==> flow/design.v <==
`timescale 1ns / 1ps
module rise_detect(
    input clk,
    input rst,
    input d,
    output rise
);
reg d_q;
always @(posedge clk) begin
    if(rst)
        d_q <= 0;
    else
        d_q <= d;
end
assign rise = d & ~d_q;
endmodule
`timescale 1ns / 1ps
module divider
#(parameter COUNT = 32'd499)
(
	input clk,
    input rst,
    input en,
    output divided_clk
    );
reg [31:0] count;
reg div_temp;
always @(posedge clk) begin
    if(rst) begin
        count <= 0;
        div_temp <= 0;
    end else if(en) begin
        count <= count + 1;
	    if(count == COUNT)
	    begin
	       count <= 0;
	       div_temp <= ~div_temp;
	    end
    end
end 
assign divided_clk = div_temp;
endmodule
`timescale 1ns / 1ps
module eight_bit_counter
#(parameter COUNT = 5)
(
    input wire clk,
    input wire rst,
    input wire tick,
    input wire reset_count,
    output wire rollover,
    output wire [7:0] count_out
);
reg int_rollover;
reg [7:0] int_count;
always @(posedge clk) begin
    if(rst || reset_count) begin
        int_count <= 0;
        int_rollover <= 0;
    end else if(tick) begin
        if(int_count == COUNT) begin
            int_count <= 0;
            int_rollover <= 1;
        end else begin
            int_count <= int_count + 1;
            int_rollover <= 0;
        end
    end 
end
assign rollover = int_rollover;
assign count_out = int_count;
endmodule
`timescale 1ns / 1ps
module bin_to_decimal(
	input [15:0] B,
	output reg [19:0] bcdout
	);
	reg [35:0] z;
	integer i;
always @(*)
  begin
    for(i = 0; i <= 35; i = i+1)
	z[i] = 0;
    z[18:3] = B;  
    repeat(13)
	 begin
	if(z[19:16] > 4)	
		z[19:16] = z[19:16] + 3;
	if(z[23:20] > 4) 	
		z[23:20] = z[23:20] + 3;
	if(z[27:24] > 4) 	
		z[27:24] = z[27:24] + 3;
	if(z[31:28] > 4) 	
		z[31:28] = z[31:28] + 3;
	if(z[35:32] > 4) 	
		z[35:32] = z[35:32] + 3;
	z[35:1] = z[34:0];
    end      
    bcdout = z[35:16]; 
  end         
endmodule
`timescale 1ns / 1ps
module increment_selector(
input selector,
input in_0,
input in_1,
output signal
    );
reg signal_temp;
always @(*) begin
    if(selector) begin
        signal_temp <= in_0;
    end else begin
        signal_temp <= in_1;
    end
end
assign signal = signal_temp;
endmodule
`timescale 1ns / 1ps
module count_time(
input master_clock,
input rst,
input set_time,
input increment_hours,
input increment_minutes,
output [5:0] raw_value_mins,
output [5:0] raw_value_hrs,
output [7:0] hours_bcd,
output [7:0] minutes_bcd,
output [7:0] seconds_bcd
    );
wire minutes_increment;
wire hours_increment;
wire seconds_ticker;
wire minutes_ticker;
wire hours_ticker;
wire [7:0] seconds_raw_value;
wire [7:0] minutes_raw_value;
wire [7:0] hours_raw_value;
wire seconds_tick;
wire minutes_tick;
wire hours_tick;
assign raw_value_hrs = hours_raw_value[5:0];
assign raw_value_mins = minutes_raw_value[5:0];
divider u1(
.clk(master_clock),
.rst(rst),
.en(1'b1),
.divided_clk(seconds_ticker)
);
rise_detect u1_edge(
.clk(master_clock),
.rst(rst),
.d(seconds_ticker),
.rise(seconds_tick)
);
eight_bit_counter #(.COUNT(59)) u2 (
.clk(master_clock),
.rst(rst),
.tick(seconds_tick),
.reset_count(1'b0),
.rollover(minutes_ticker),
.count_out(seconds_raw_value[7:0])
);
increment_selector u3(
.selector(set_time),
.in_0(increment_minutes),
.in_1(minutes_ticker),
.signal(minutes_increment)
);
rise_detect u3_edge(
.clk(master_clock),
.rst(rst),
.d(minutes_increment),
.rise(minutes_tick)
);
eight_bit_counter #(.COUNT(59)) u4 (
.clk(master_clock),
.rst(rst),
.tick(minutes_tick),
.reset_count(1'b0),
.count_out(minutes_raw_value[7:0]),
.rollover(hours_ticker)
);
increment_selector u5(
.selector(set_time),
.in_0(increment_hours),
.in_1(hours_ticker),
.signal(hours_increment)
);
rise_detect u5_edge(
.clk(master_clock),
.rst(rst),
.d(hours_increment),
.rise(hours_tick)
);
eight_bit_counter #(.COUNT(23)) u6 (
.clk(master_clock),
.rst(rst),
.tick(hours_tick),
.reset_count(1'b0),
.rollover(),
.count_out(hours_raw_value)
);
bin_to_decimal u7(
.B(seconds_raw_value[7:0]),
.bcdout(seconds_bcd)
);
bin_to_decimal u8(
.B(minutes_raw_value[7:0]),
.bcdout(minutes_bcd)
);
bin_to_decimal u9(
.B(hours_raw_value[7:0]),
.bcdout(hours_bcd)
);
endmodule
`timescale 1ns / 1ps
module debounce_button(
input clk,
input rst,
input debounce_in,
output debounce_out
    );
wire q_temp1;
wire q_temp2;
wire q_temp3;
wire q_temp3_bar;
wire slow_clk;
wire slow_tick;
assign q_temp3_bar = ~q_temp3;
assign debounce_out = q_temp3_bar & q_temp2;
d_flipflop u1(
.clk(clk),
.rst(rst),
.en(slow_tick),
.D(debounce_in),
.Q(q_temp1)
);
d_flipflop u2(
.clk(clk),
.rst(rst),
.en(slow_tick),
.D(q_temp1),
.Q(q_temp2)
);
d_flipflop u3(
.clk(clk),
.rst(rst),
.en(slow_tick),
.D(q_temp2),
.Q(q_temp3)
);
divider #(.COUNT(32'd15)) u4(
.clk(clk),
.rst(rst),
.en(1'b1),
.divided_clk(slow_clk)
);
rise_detect u4_edge(
.clk(clk),
.rst(rst),
.d(slow_clk),
.rise(slow_tick)
);
endmodule
module d_flipflop(
input clk,
input rst,
input en,
input D,
output reg Q
);
always @(posedge clk)begin
    if(rst)
        Q <= 0;
    else if(en)
        Q <= D;
end
endmodule
`timescale 1ns / 1ps
module set_time(
input master_clk,
input rst,
input change_selection,
input increment_selection,
output reg set_minutes,
output reg set_hours
    );
reg previous_change_selection_state;
reg previous_increment_selection_state;
reg mode;
always @(posedge master_clk) begin
    if(rst) begin
        mode <= 0;
        previous_change_selection_state <= 0;
    end else if(change_selection && !previous_change_selection_state) begin
        mode <= ~mode;
        previous_change_selection_state <= 1;
    end else if (!change_selection && previous_change_selection_state) begin
        mode <= mode;
        previous_change_selection_state <= 0;
    end else begin
        mode <= mode;
        previous_change_selection_state <= previous_change_selection_state;
    end
end
always @(posedge master_clk) begin
    if(rst) begin
        set_minutes <= 0;
        set_hours <= 0;
        previous_increment_selection_state <= 0;
    end else if(increment_selection && (!previous_increment_selection_state)) begin
        if(mode) begin
             set_minutes <= 1;
             set_hours <= 0;         
        end else begin
             set_minutes <= 0;
             set_hours <= 1;   
        end
        previous_increment_selection_state <= 1;
    end else if(!increment_selection && previous_increment_selection_state) begin
        set_minutes <= 0;
        set_hours <= 0; 
        previous_increment_selection_state <= 0;
    end else begin
        set_minutes <= 0;
        set_hours <= 0; 
        previous_increment_selection_state <= previous_increment_selection_state;
    end    
end    
endmodule
`timescale 1ns / 1ps
module stopwatch(
input master_clock,
input rst,
input enable,
input trigger,
input reset,
output [7:0] seconds_bcd,
output [7:0] milliseconds_bcd
    );
reg master_clock_mux;
reg trigger_enable;
reg previous_state;
wire milliseconds_tick;
wire seconds_tick;
wire milliseconds_ticker;
wire seconds_ticker;
wire [7:0] milliseconds_raw_value;
wire [7:0] seconds_raw_value;
always @(posedge master_clock) begin
    if(rst) begin
        trigger_enable <= 0;
        previous_state <= 0;
    end else if(trigger && !previous_state) begin
        trigger_enable <= ~trigger_enable;
        previous_state <= 1;
    end else if (!trigger && previous_state) begin
        trigger_enable <= trigger_enable;
        previous_state <= 0;
    end else begin
        trigger_enable <= trigger_enable;
        previous_state <= previous_state;
    end
end
always @(*) begin
    if(enable && trigger_enable) begin
        master_clock_mux = 1'b1;
    end
    else begin
        master_clock_mux = 1'b0;
    end
end
divider #(.COUNT(32'd4)) u1(
.clk(master_clock),
.rst(rst),
.en(master_clock_mux),
.divided_clk(milliseconds_ticker)
);
rise_detect u1_edge(
.clk(master_clock),
.rst(rst),
.d(milliseconds_ticker),
.rise(milliseconds_tick)
);
eight_bit_counter #(.COUNT(99)) u2 (
.clk(master_clock),
.rst(rst),
.tick(milliseconds_tick),
.reset_count(reset),
.count_out(milliseconds_raw_value[7:0]),
.rollover(seconds_ticker)
);
rise_detect u2_edge(
.clk(master_clock),
.rst(rst),
.d(seconds_ticker),
.rise(seconds_tick)
);
eight_bit_counter #(.COUNT(99)) u3 (
.clk(master_clock),
.rst(rst),
.tick(seconds_tick),
.rollover(),
.reset_count(reset),
.count_out(seconds_raw_value[7:0])
);
bin_to_decimal u4(
.B(milliseconds_raw_value[7:0]),
.bcdout(milliseconds_bcd)
);
bin_to_decimal u5(
.B(seconds_raw_value[7:0]),
.bcdout(seconds_bcd)
);
endmodule
`timescale 1ns / 1ps
module alarm(
input [5:0] alarm_mins,
input [5:0] alarm_hours,
input [5:0] mins_value,
input [5:0] hours_value,
output reg [15:0] flash
    );
always @(*) begin
    if((mins_value == alarm_mins) && (hours_value == alarm_hours)) begin
        flash <= 16'b1111111111111111;
    end else begin
        flash <= 0;
    end
end    
endmodule
`timescale 1ns / 1ps
module converter(
input [1:0] converter_input,
output reg [3:0] converter_output
    );
always @(*) begin
    case(converter_input)
        2'b00 : converter_output <= 4'b0001;
        2'b01 : converter_output <= 4'b0010;
        2'b10 : converter_output <= 4'b0100;
        default : converter_output <= 4'b1000;
    endcase
end   
endmodule
`timescale 1ns / 1ps
module mux
(
input selector,
input [15:0] group0,
input [15:0] group1,
output [15:0] group_out
);
reg [15:0] group_temp;    
assign group_out[15:0] = group_temp[15:0];  
always @(*) begin
    if(selector == 0) begin
        group_temp[15:0] <= group0[15:0];
    end
    else begin
        group_temp[15:0] <= group1[15:0];
    end
end    
endmodule
`timescale 1ns / 1ps
module display_demux(
input [1:0] mode,
input [15:0] clock_module_bcd,
input [15:0] stop_watch_bcd,
input [15:0] set_alarm_bcd,
output reg [15:0] output_bcd
);
always @(*) begin
    case(mode)
        2'b00 : output_bcd <= clock_module_bcd;
        2'b01 : output_bcd <= stop_watch_bcd;
        2'b10 : output_bcd <= clock_module_bcd;
        default : output_bcd <= set_alarm_bcd;
    endcase
end
endmodule
`timescale 1ns / 1ps
module seg7decimal(
	 input [15:0] x,
    input clk,
    input rst,
    input clr,
    output reg [6:0] a_to_g,
    output reg [3:0] an,
    output wire dp 
	 );
wire [1:0] s;	 
reg [3:0] digit;
wire [3:0] aen;
reg [3:0] clkdiv;
assign dp = 1;
assign s = clkdiv[3:2];
assign aen = 4'b1111;  
always @(posedge clk) 
	if (rst) digit <= 4'd0; else
	case(s)
	0:digit <= x[3:0];  
	1:digit <= x[7:4];  
	2:digit <= x[11:8];  
	3:digit <= x[15:12];  
	default:digit <= x[3:0];
	endcase
	always @(*)
case(digit)
0:a_to_g = 7'b1000000; 
1:a_to_g = 7'b1111001; 
2:a_to_g = 7'b0100100; 
3:a_to_g = 7'b0110000; 
4:a_to_g = 7'b0011001; 
5:a_to_g = 7'b0010010; 
6:a_to_g = 7'b0000010; 
7:a_to_g = 7'b1111000; 
8:a_to_g = 7'b0000000; 
9:a_to_g = 7'b0010000; 
'hA:a_to_g = 7'b0111111;  
'hB:a_to_g = 7'b1111111;  
'hC:a_to_g = 7'b1110111;
default: a_to_g = 7'b0000000;  
endcase
always @(*)begin
an=4'b1111;
if(aen[s] == 1)
an[s] = 0;
end
always @(posedge clk) begin
if ( clr == 1 || rst == 1)
clkdiv <= 0;
else
clkdiv <= clkdiv+1;
end
endmodule
`timescale 1ns / 1ps
 module Basys3_Abacus_Top(
	 input clk,
	 input rst,
    input btnC,
    input btnR,
    input btnU,
    input [15:0] sw,
     output [6:0] seg,
     output dp,
     output [3:0] an,
     output [15:0] led
 );
wire[15:0] seven_seg_input;
wire[15:0] clock_module_mux_output;
wire[15:0] joiner;
wire [7:0] hours_bcd;
wire [7:0] minutes_bcd;
wire [7:0] seconds_bcd;
wire [7:0] stopwatch_ms_bcd;
wire [7:0] stopwatch_s_bcd;
wire clock_mode;
wire stop_watch_mode;
wire set_time_mode;
wire set_alarm_mode;
wire set_time_inc_mins;
wire set_time_inc_hours;
wire [5:0] raw_value_mins;
wire [5:0] raw_value_hrs;
wire btnC_debounced;
wire btnU_debounced;
wire btnR_debounced;
debounce_button u_btnc(
.clk(clk),
.rst(rst),
.debounce_in(btnC),
.debounce_out(btnC_debounced)
);
debounce_button u_btnu(
.clk(clk),
.rst(rst),
.debounce_in(btnU),
.debounce_out(btnU_debounced)
);
debounce_button u_btnR(
.clk(clk),
.rst(rst),
.debounce_in(btnR),
.debounce_out(btnR_debounced)
);
converter u_mode(
.converter_input({sw[1],sw[0]}),
.converter_output({set_alarm_mode, set_time_mode, stop_watch_mode, clock_mode})
);
alarm u_alarm(
.alarm_mins(sw[9:4]),
.alarm_hours(sw[15:10]),
.mins_value(raw_value_mins),
.hours_value(raw_value_hrs),
.flash(led)
);
count_time u1(
.master_clock(clk),
.rst(rst),
.set_time(set_time_mode),
.increment_hours(set_time_inc_hours),
.increment_minutes(set_time_inc_mins),
.raw_value_mins(raw_value_mins),
.raw_value_hrs(raw_value_hrs),
.hours_bcd(hours_bcd),
.minutes_bcd(minutes_bcd),
.seconds_bcd(seconds_bcd)
);
mux u2(
.selector(btnC),
.group0({hours_bcd[7:0], minutes_bcd[7:0]}),
.group1(seconds_bcd[7:0]),
.group_out(clock_module_mux_output[15:0])
);
stopwatch u3
(
.master_clock(clk),
.rst(rst),
.enable(stop_watch_mode),
.trigger(btnC_debounced),
.reset(btnR_debounced),
.seconds_bcd(stopwatch_s_bcd),
.milliseconds_bcd(stopwatch_ms_bcd)
);
set_time u_set_time(
.master_clk(clk),
.rst(rst),
.change_selection(btnR_debounced),
.increment_selection(btnU_debounced),
.set_minutes(set_time_inc_mins),
.set_hours(set_time_inc_hours)
    );
display_demux u_display_demux(
.mode({sw[1],sw[0]}),
.clock_module_bcd(clock_module_mux_output),
.stop_watch_bcd({stopwatch_s_bcd, stopwatch_ms_bcd}),
.set_alarm_bcd(16'd0),
.output_bcd(seven_seg_input)
);
seg7decimal u5 (
.x(seven_seg_input[15:0]),
.clk(clk),
.rst(rst),
.clr(1'b0),
.a_to_g(seg),
.an(an),
.dp(dp)
);
endmodule
; ---- Step by step through the tools: Basys3_Abacus_Top
; Module Basys3_Abacus_Top before and after one edit of its RTL, step after step.
; Lines under "orig" count in the file above, lines under "edited" in the edited file.
; "change": "edited" minus "orig" as printed here. "change_rel_pct": 100 x difference / "orig".
; Library cell names are shortened.
; The mark - stands for no value.
[inputs]
top_module = Basys3_Abacus_Top
clk_port = clk
lib = sky130hd
corner = tt_025C_1v80

; ---- Diff
; Unified diff, file above to edited file.
; This change comes from a script, not from a designer. The edited design behaves differently; no optimisation was intended.
; begin of diff
@@ -211,8 +211,5 @@
 .bcdout(minutes_bcd)
 );
-bin_to_decimal u9(
-.B(hours_raw_value[7:0]),
-.bcdout(hours_bcd)
-);
+assign hours_bcd = 0;
 endmodule
 `timescale 1ns / 1ps
; end of diff

; ---- Elaborated design
; Counts by Yosys on the flattened word-level netlist (proc, flatten, opt, wreduce; memories kept). Print and check cells are left out.
; Memory sizes are those after Yosys's memory passes, which may raise the word count (mostly to a power of two), join words into wider ones and drop unused or constant bits.
[bits]
columns = element, orig, edited, change, change_rel_pct
row1 = inputBits, 21, 21, 0, 0.00
row2 = n_memories, 1, 1, 0, 0.00
row3 = register_bits, 236, 236, 0, 0.00
row4 = output_inout_bits, 28, 28, 0, 0.00
row5 = mem_bits_ro, 112, 112, 0, 0.00
row6 = clocked_rd_ports_x_width, 7, 7, 0, 0.00
[classes]
columns = element, orig, edited, change, change_rel_pct
row1 = addsub, 77, 64, -13, -16.88
row2 = eq_ne, 17, 17, 0, 0.00
row3 = shifts, 3, 3, 0, 0.00
row4 = n_cmp, 65, 52, -13, -20.00
row5 = mux, 92, 79, -13, -14.13
row6 = reduce_logical, 27, 27, 0, 0.00
row7 = logic, 32, 32, 0, 0.00
[mem_list]
columns = element, orig, edited
row1 = memory_list, 16 x 7 bit 1R0W, 16 x 7 bit 1R0W
[ops]
columns = operator, orig, edited, change, change_rel_pct
row1 = > comparator 4 x 3 -> 1 bit with constant B, 55, 44, -11, -20.00
row2 = two-way mux 3 bit, 35, 28, -7, -20.00
row3 = two-way mux 4 bit, 32, 26, -6, -18.75
row4 = adder 4 x 2 -> 4 bit with constant B, 30, 24, -6, -20.00
row5 = adder 3 x 2 -> 3 bit with constant B, 25, 20, -5, -20.00
row6 = adder 1 x 2 -> 3 bit with constant A and B, 5, 4, -1, -20.00
row7 = adder 1 x 2 -> 3 bit with constant B, 5, 4, -1, -20.00
row8 = > comparator 1 x 3 -> 1 bit with constant A and B, 5, 4, -1, -20.00
row9 = > comparator 1 x 3 -> 1 bit with constant B, 5, 4, -1, -20.00
row10 = two-way mux 8 bit, 5, 6, 1, 20.00
row11 = two-way mux 16 bit, 2, 1, -1, -50.00
; Unchanged operator kinds not shown: 31.

; ---- Longest topological paths
; Depth = most cells in a row (Yosys ltp): at word level without a register or memory, in the mapped netlist without a sequential cell, where the memories' decode and read muxes count.
[depth]
columns = element, orig, edited, change, change_rel_pct
row1 = depth_word, 18, 18, 0, 0.00
row2 = ABC_AREA, 0, 0, -, -
row3 = depth_mapped, 30, 25, -5, -16.67
row4 = mapped_depth_nobuf, 30, 23, -7, -23.33

; ---- Synthesis result
; Source: synth_stat.txt of the flow (Yosys; design flattened, memories mapped). It holds for the ABC_AREA given above (unset counts as 0); a run with the other value may have another netlist.
[by_type]
columns = cell_type, orig, edited, change, change_rel_pct
row1 = nor2_1, 318, 296, -22, -6.92
row2 = ha_1, 81, 62, -19, -23.46
row3 = inv_1, 76, 63, -13, -17.11
row4 = nand2b_1, 29, 17, -12, -41.38
row5 = mux2i_1, 41, 30, -11, -26.83
row6 = xnor2_1, 100, 90, -10, -10.00
row7 = nand3_1, 94, 103, 9, 9.57
row8 = a221oi_1, 11, 2, -9, -81.82
row9 = clkbuf_1, 77, 69, -8, -10.39
row10 = o21ai_0, 60, 52, -8, -13.33
row11 = nor3_1, 41, 33, -8, -19.51
row12 = or4_1, 13, 5, -8, -61.54
row13 = a21oi_1, 77, 70, -7, -9.09
row14 = a221o_1, 10, 4, -6, -60.00
row15 = o32ai_1, 6, 0, -6, -100.00
row16 = buf_1, 6, 1, -5, -83.33
row17 = xor2_1, 112, 108, -4, -3.57
row18 = and3_1, 45, 41, -4, -8.89
; Unchanged cell types not shown: 10.
; Not every row of either side is listed.
[mapped]
columns = element, orig, edited, change, change_rel_pct
row1 = seqArea_um2, 4864.7, 4864.7, 0.0, 0.00
row2 = ffs, 243, 243, 0, 0.00
row3 = mapped_cells, 2037, 1887, -150, -7.36
row4 = synth_area_um2, 16090.4, 15128.3, -962.1, -5.98
; By module: a second synthesis without flattening, with its own total; a netlist apart from the flattened one above.
[unflattened]
columns = element, orig, edited, change, change_rel_pct
row1 = hier_cells, 5422, 4636, -786, -14.50
row2 = hier_area_um2, 39995.9, 34657.0, -5338.9, -13.35
; Rows give one instance, submodules left out.
[by_module_orig]
columns = module, mod_area_um2, n_cells, n_inst
row1 = bin_to_decimal, 5398.9, 794, 5
row2 = divider #(COUNT=15), 1612.8, 187, 3
row3 = divider #(COUNT=4), 1711.6, 203, 1
row4 = divider, 1627.8, 190, 1
row5 = eight_bit_counter #(COUNT=99), 435.4, 47, 2
row6 = eight_bit_counter #(COUNT=59), 434.2, 47, 2
row7 = seg7decimal, 749.5, 70, 1
row8 = eight_bit_counter #(COUNT=23), 406.6, 45, 1
row9 = rise_detect, 47.5, 3, 8
row10 = display_demux, 345.3, 53, 1
row11 = d_flipflop, 33.8, 3, 9
row12 = mux, 249.0, 18, 1
row13 = alarm, 246.5, 31, 1
row14 = set_time, 190.2, 17, 1
; orig: Modules not listed: 6.
[by_module_edited]
columns = module, mod_area_um2, n_cells, n_inst
row1 = bin_to_decimal, 5398.9, 794, 4
row2 = divider #(COUNT=15), 1612.8, 187, 3
row3 = divider #(COUNT=4), 1711.6, 203, 1
row4 = divider, 1627.8, 190, 1
row5 = eight_bit_counter #(COUNT=99), 435.4, 47, 2
row6 = eight_bit_counter #(COUNT=59), 434.2, 47, 2
row7 = seg7decimal, 749.5, 70, 1
row8 = eight_bit_counter #(COUNT=23), 406.6, 45, 1
row9 = rise_detect, 47.5, 3, 8
row10 = display_demux, 345.3, 53, 1
row11 = d_flipflop, 33.8, 3, 9
row12 = mux, 249.0, 18, 1
row13 = alarm, 246.5, 31, 1
row14 = set_time, 190.2, 17, 1
; edited: Modules not listed: 6.

; ---- Worst setup path after synthesis
; Source: OpenSTA report_checks on the synthesized netlist (no wires, ideal clock, input and output delay 20% of the period each), path of least setup slack; recovery checks are left aside. Register names are those of the netlist, which keeps one name where synthesis merged equal registers.
[synth_path]
columns = element, orig, edited, change, change_rel_pct
row1 = path_kind, register -> register, input -> output, -, -
row2 = start, register u3.u2.int_count[5], input port sw[7], -, -
row3 = end, register (name not given), output port led[10], -, -
row4 = driving_pins, 31, 4, -27, -87.10
row5 = path_buffers, 0, 1, 1, -
row6 = path_delay_ns, 5.686, 1.554, -4.132, -72.67
row7 = slack_ns, 4.314, 4.446, 0.132, -
row8 = launch_ns, 0.000, 2.000, 2.000, -
row9 = tclk_ns, 10.0, 10.0, 0.0, 0.00
row10 = required_time_ns, 9.928, 8.000, -1.928, -19.42
row11 = out_delay_ns, -, 2.000, -, -
row12 = t_arrival_ns, 5.614, 3.554, -2.060, -36.69
row13 = input_delay_ns, -, 2.000, -, -
row14 = synth_period_reached_ns, 5.686, 5.554, -0.132, -2.32
; "path_delay_ns" is the arrival time less input delay plus setup time.
; At an output port there is no setup time.
; "driving_pins": output pins that drive a net of the path, with the launching flip-flop's if there is one; two outputs of one cell count as two.
; "synth_period_reached_ns" is the clock period less the worst setup slack; recovery checks do not enter. This is arithmetic on one report: input and output delays are still those of the set period (20% each).
; Between the ends stands the longest chain of elaborated cells between them, by number of cells; it is not shown to be the way that was timed. Of several equally long chains one is given.
; Each line given opens the expression or statement behind the cell; cells for indexed reads and writes are added by Yosys, which also makes memories of some case tables.
; At most two assigning lines are given for a register; there are more.
[synth_between_orig]
cell_sequence = dfxtp_1 inv_1 ha_1 inv_1 ha_1 xnor2_1 ha_1 or4_1 and3_1 inv_1 ha_1 a21oi_1 o21a_1 or2_2 ha_1 and3_1 a32oi_1 nand2_1 a211o_1 ha_1 nor3b_1 nor2_1 o31a_1 xor2_1 a21oi_1 a21oi_1 nand3_1 inv_1 ha_1 mux2_2 mux2i_1
elab_chain_len = 13
[synth_lines_orig]
columns = element, line
row1 = "start, declared", 55  ; reg [7:0] int_count;
row2 = "start, assigned", 58  ; int_count <= 0;
row3 = "start, assigned", 65  ; int_count <= int_count + 1;
row4 = adder 4 x 2 -> 4 bit, 88  ; z[19:16] = z[19:16] + 3;
row5 = two-way mux 4 bit, 87  ; if(z[19:16] > 4)
row6 = > comparator 4 x 3 -> 1 bit, 87
row7 = two-way mux 4 bit, 87
row8 = > comparator 4 x 3 -> 1 bit, 87
row9 = two-way mux 4 bit, 87
row10 = > comparator 4 x 3 -> 1 bit, 87
row11 = two-way mux 4 bit, 87
row12 = adder 4 x 2 -> 4 bit, 88
row13 = two-way mux 4 bit, 87
row14 = case mux 16 bit (select 2 bit), 476  ; case(mode)
row15 = case mux 4 bit (select 4 bit), 503  ; case(s)
row16 = two-way mux 4 bit, -
[synth_between_edited]
cell_sequence = xnor2_1 nand4_1 nor3_1 buf_4
elab_chain_len = 3
[synth_lines_edited]
columns = element, line
row1 = "start, declared", 543  ; input [15:0] sw,
row2 = equality test 6 bit, 424  ; if((mins_value == alarm_mins) && (hours_value == alarm_hours)) begin
row3 = logical AND 1 bit, 424
row4 = two-way mux 16 bit, 424
row5 = "end, declared", 547  ; output [15:0] led
; Some nets on the timed path still bear RTL names; the line given drives or declares the net.
[synth_nets_edited]
columns = signal, line
row1 = led[0], 424

; ---- Worst path after layout
; Path of least setup slack in the final report of each run of pair A (OpenROAD, finished layout, wires in). Where an end is a register, its clock arrival counts in the times.
[layout_path]
columns = element, orig, edited, change, change_rel_pct
row1 = path_kind, register -> register, register -> register, -, -
row2 = start, register u3.u2.int_count[5], register u3.u3.int_count[5], -, -
row3 = end, register (name not given), register (name not given), -, -
row4 = t_arrival_ns, 6.69, 6.23, -0.46, -6.88
row5 = slack_ns, 0.39, 0.81, 0.42, -
row6 = required_time_ns, 7.08, 7.03, -0.05, -0.71
row7 = path_buffers, 0, 0, 0, -
row8 = driving_pins, 31, 24, -7, -22.58
row9 = tclk_ns, 6.61, 6.61, 0.00, 0.00
row10 = launch_ns, 0.55, 0.53, -0.02, -3.64
; Between the ends stands the longest chain of elaborated cells between them, by number of cells; it is not shown to be the way that was timed. Of several equally long chains one is given.
; At most two assigning lines are given for a register; there are more.
[layout_between_orig]
cell_sequence = dfxtp_1 inv_1 ha_1 inv_1 ha_1 xnor2_1 ha_1 or4_1 and3_1 inv_1 ha_1 a21oi_1 o21a_1 or2_2 ha_1 and3_1 a32oi_1 nand2_1 a211o_1 ha_1 nor3b_1 nor2_1 o31a_1 xor2_1 a21oi_1 a21oi_1 nand3_2 inv_1 ha_1 mux2_2 mux2i_1
elab_chain_len = 13
[layout_lines_orig]
columns = element, line
row1 = "start, declared", 55  ; reg [7:0] int_count;
row2 = "start, assigned", 58  ; int_count <= 0;
row3 = "start, assigned", 65  ; int_count <= int_count + 1;
row4 = adder 4 x 2 -> 4 bit, 88  ; z[19:16] = z[19:16] + 3;
row5 = two-way mux 4 bit, 87  ; if(z[19:16] > 4)
row6 = > comparator 4 x 3 -> 1 bit, 87
row7 = two-way mux 4 bit, 87
row8 = > comparator 4 x 3 -> 1 bit, 87
row9 = two-way mux 4 bit, 87
row10 = > comparator 4 x 3 -> 1 bit, 87
row11 = two-way mux 4 bit, 87
row12 = adder 4 x 2 -> 4 bit, 88
row13 = two-way mux 4 bit, 87
row14 = case mux 16 bit (select 2 bit), 476  ; case(mode)
row15 = case mux 4 bit (select 4 bit), 503  ; case(s)
row16 = two-way mux 4 bit, -
[layout_between_edited]
cell_sequence = dfxtp_1 inv_1 ha_1 inv_1 ha_1 xor2_2 nor2_1 a21o_1 a2bb2oi_1 o211ai_1 or2_2 ha_1 xnor2_1 ha_1 and3b_1 mux2i_1 a22oi_1 o21bai_1 o31ai_1 o31ai_2 inv_1 ha_1 nor3b_1 or2_1
elab_chain_len = 13
[layout_lines_edited]
columns = element, line
row1 = "start, declared", 55  ; reg [7:0] int_count;
row2 = "start, assigned", 58  ; int_count <= 0;
row3 = "start, assigned", 65  ; int_count <= int_count + 1;
row4 = adder 4 x 2 -> 4 bit, 88  ; z[19:16] = z[19:16] + 3;
row5 = two-way mux 4 bit, 87  ; if(z[19:16] > 4)
row6 = > comparator 4 x 3 -> 1 bit, 87
row7 = two-way mux 4 bit, 87
row8 = > comparator 4 x 3 -> 1 bit, 87
row9 = two-way mux 4 bit, 87
row10 = > comparator 4 x 3 -> 1 bit, 87
row11 = two-way mux 4 bit, 87
row12 = adder 4 x 2 -> 4 bit, 88
row13 = two-way mux 4 bit, 87
row14 = case mux 16 bit (select 2 bit), 473  ; case(mode)
row15 = case mux 4 bit (select 4 bit), 500  ; case(s)
row16 = two-way mux 4 bit, -

; ---- Flow runs
; Runs of the flow (Yosys, OpenROAD) on both versions; the two runs of a pair have the same settings. The constraints put input and output delay at 20% of the set period each and load the outputs with 0.01 pF.
[flow_settings_pair_A]
CORE_UTILIZATION = 40
period_ns = 6.61
CAP_MARGIN = 20
CORE_MARGIN = 2
SLEW_MARGIN = 20
[measured_pair_A]
columns = element, orig, edited, change, change_rel_pct
row1 = finish.utilization_pct, 44.6, 44.3, -0.3, -
row2 = period_reached_ns, 6.219, 5.805, -0.414, -6.66
row3 = setup_tns_ns, 0.000, 0.000, 0.000, -
row4 = final_cell_area_um2, 17722.0, 16610.9, -1111.1, -6.27
row5 = ws_hold_ns, 0.445, 0.435, -0.010, -
row6 = synthesis_area_um2, 16090.4, 15128.3, -962.1, -5.98
row7 = final_setup_ws_ns, 0.391, 0.805, 0.414, -
row8 = totalPower_w, 0.003139, 0.003055, -0.000084, -2.68
row9 = die_area_um2, 41846.8, 39392.3, -2454.5, -5.87
[flow_settings_pair_B]
ABC_AREA = 0
CELL_PAD_IN_SITES_DETAIL_PLACEMENT = 2
CORE_ASPECT_RATIO = 1.91
CORE_MARGIN = 4
CORE_UTILIZATION = 41
CTS_CLUSTER_DIAMETER = 132
GPL_TIMING_DRIVEN = 0
MAX_ROUTING_LAYER = met5
PLACE_DENSITY_LB_ADDON = 0.18
SETUP_SLACK_MARGIN = 0.7
TNS_END_PERCENT = 50
period_ns = 8.14
CAP_MARGIN = 20
SLEW_MARGIN = 20
[measured_pair_B]
columns = element, orig, edited, change, change_rel_pct
row1 = finish.utilization_pct, 46.4, 46.7, 0.3, -
row2 = period_reached_ns, 7.122, 6.480, -0.642, -9.01
row3 = setup_tns_ns, 0.000, 0.000, 0.000, -
row4 = final_cell_area_um2, 18039.8, 17048.9, -990.9, -5.49
row5 = ws_hold_ns, 0.466, 0.499, 0.033, -
row6 = synthesis_area_um2, 16090.4, 15128.3, -962.1, -5.98
row7 = final_setup_ws_ns, 1.018, 1.660, 0.642, -
row8 = totalPower_w, 0.002573, 0.002569, -0.000004, -0.16
row9 = die_area_um2, 42645.3, 40197.4, -2447.9, -5.74
; "period_reached_ns" is the run's clock period less its worst setup slack. It is reckoned from that one timing run; input and output delays stay at 20% of the period that was set.
; "totalPower_w": no workload was simulated; the value follows from the tool's default switching activity.
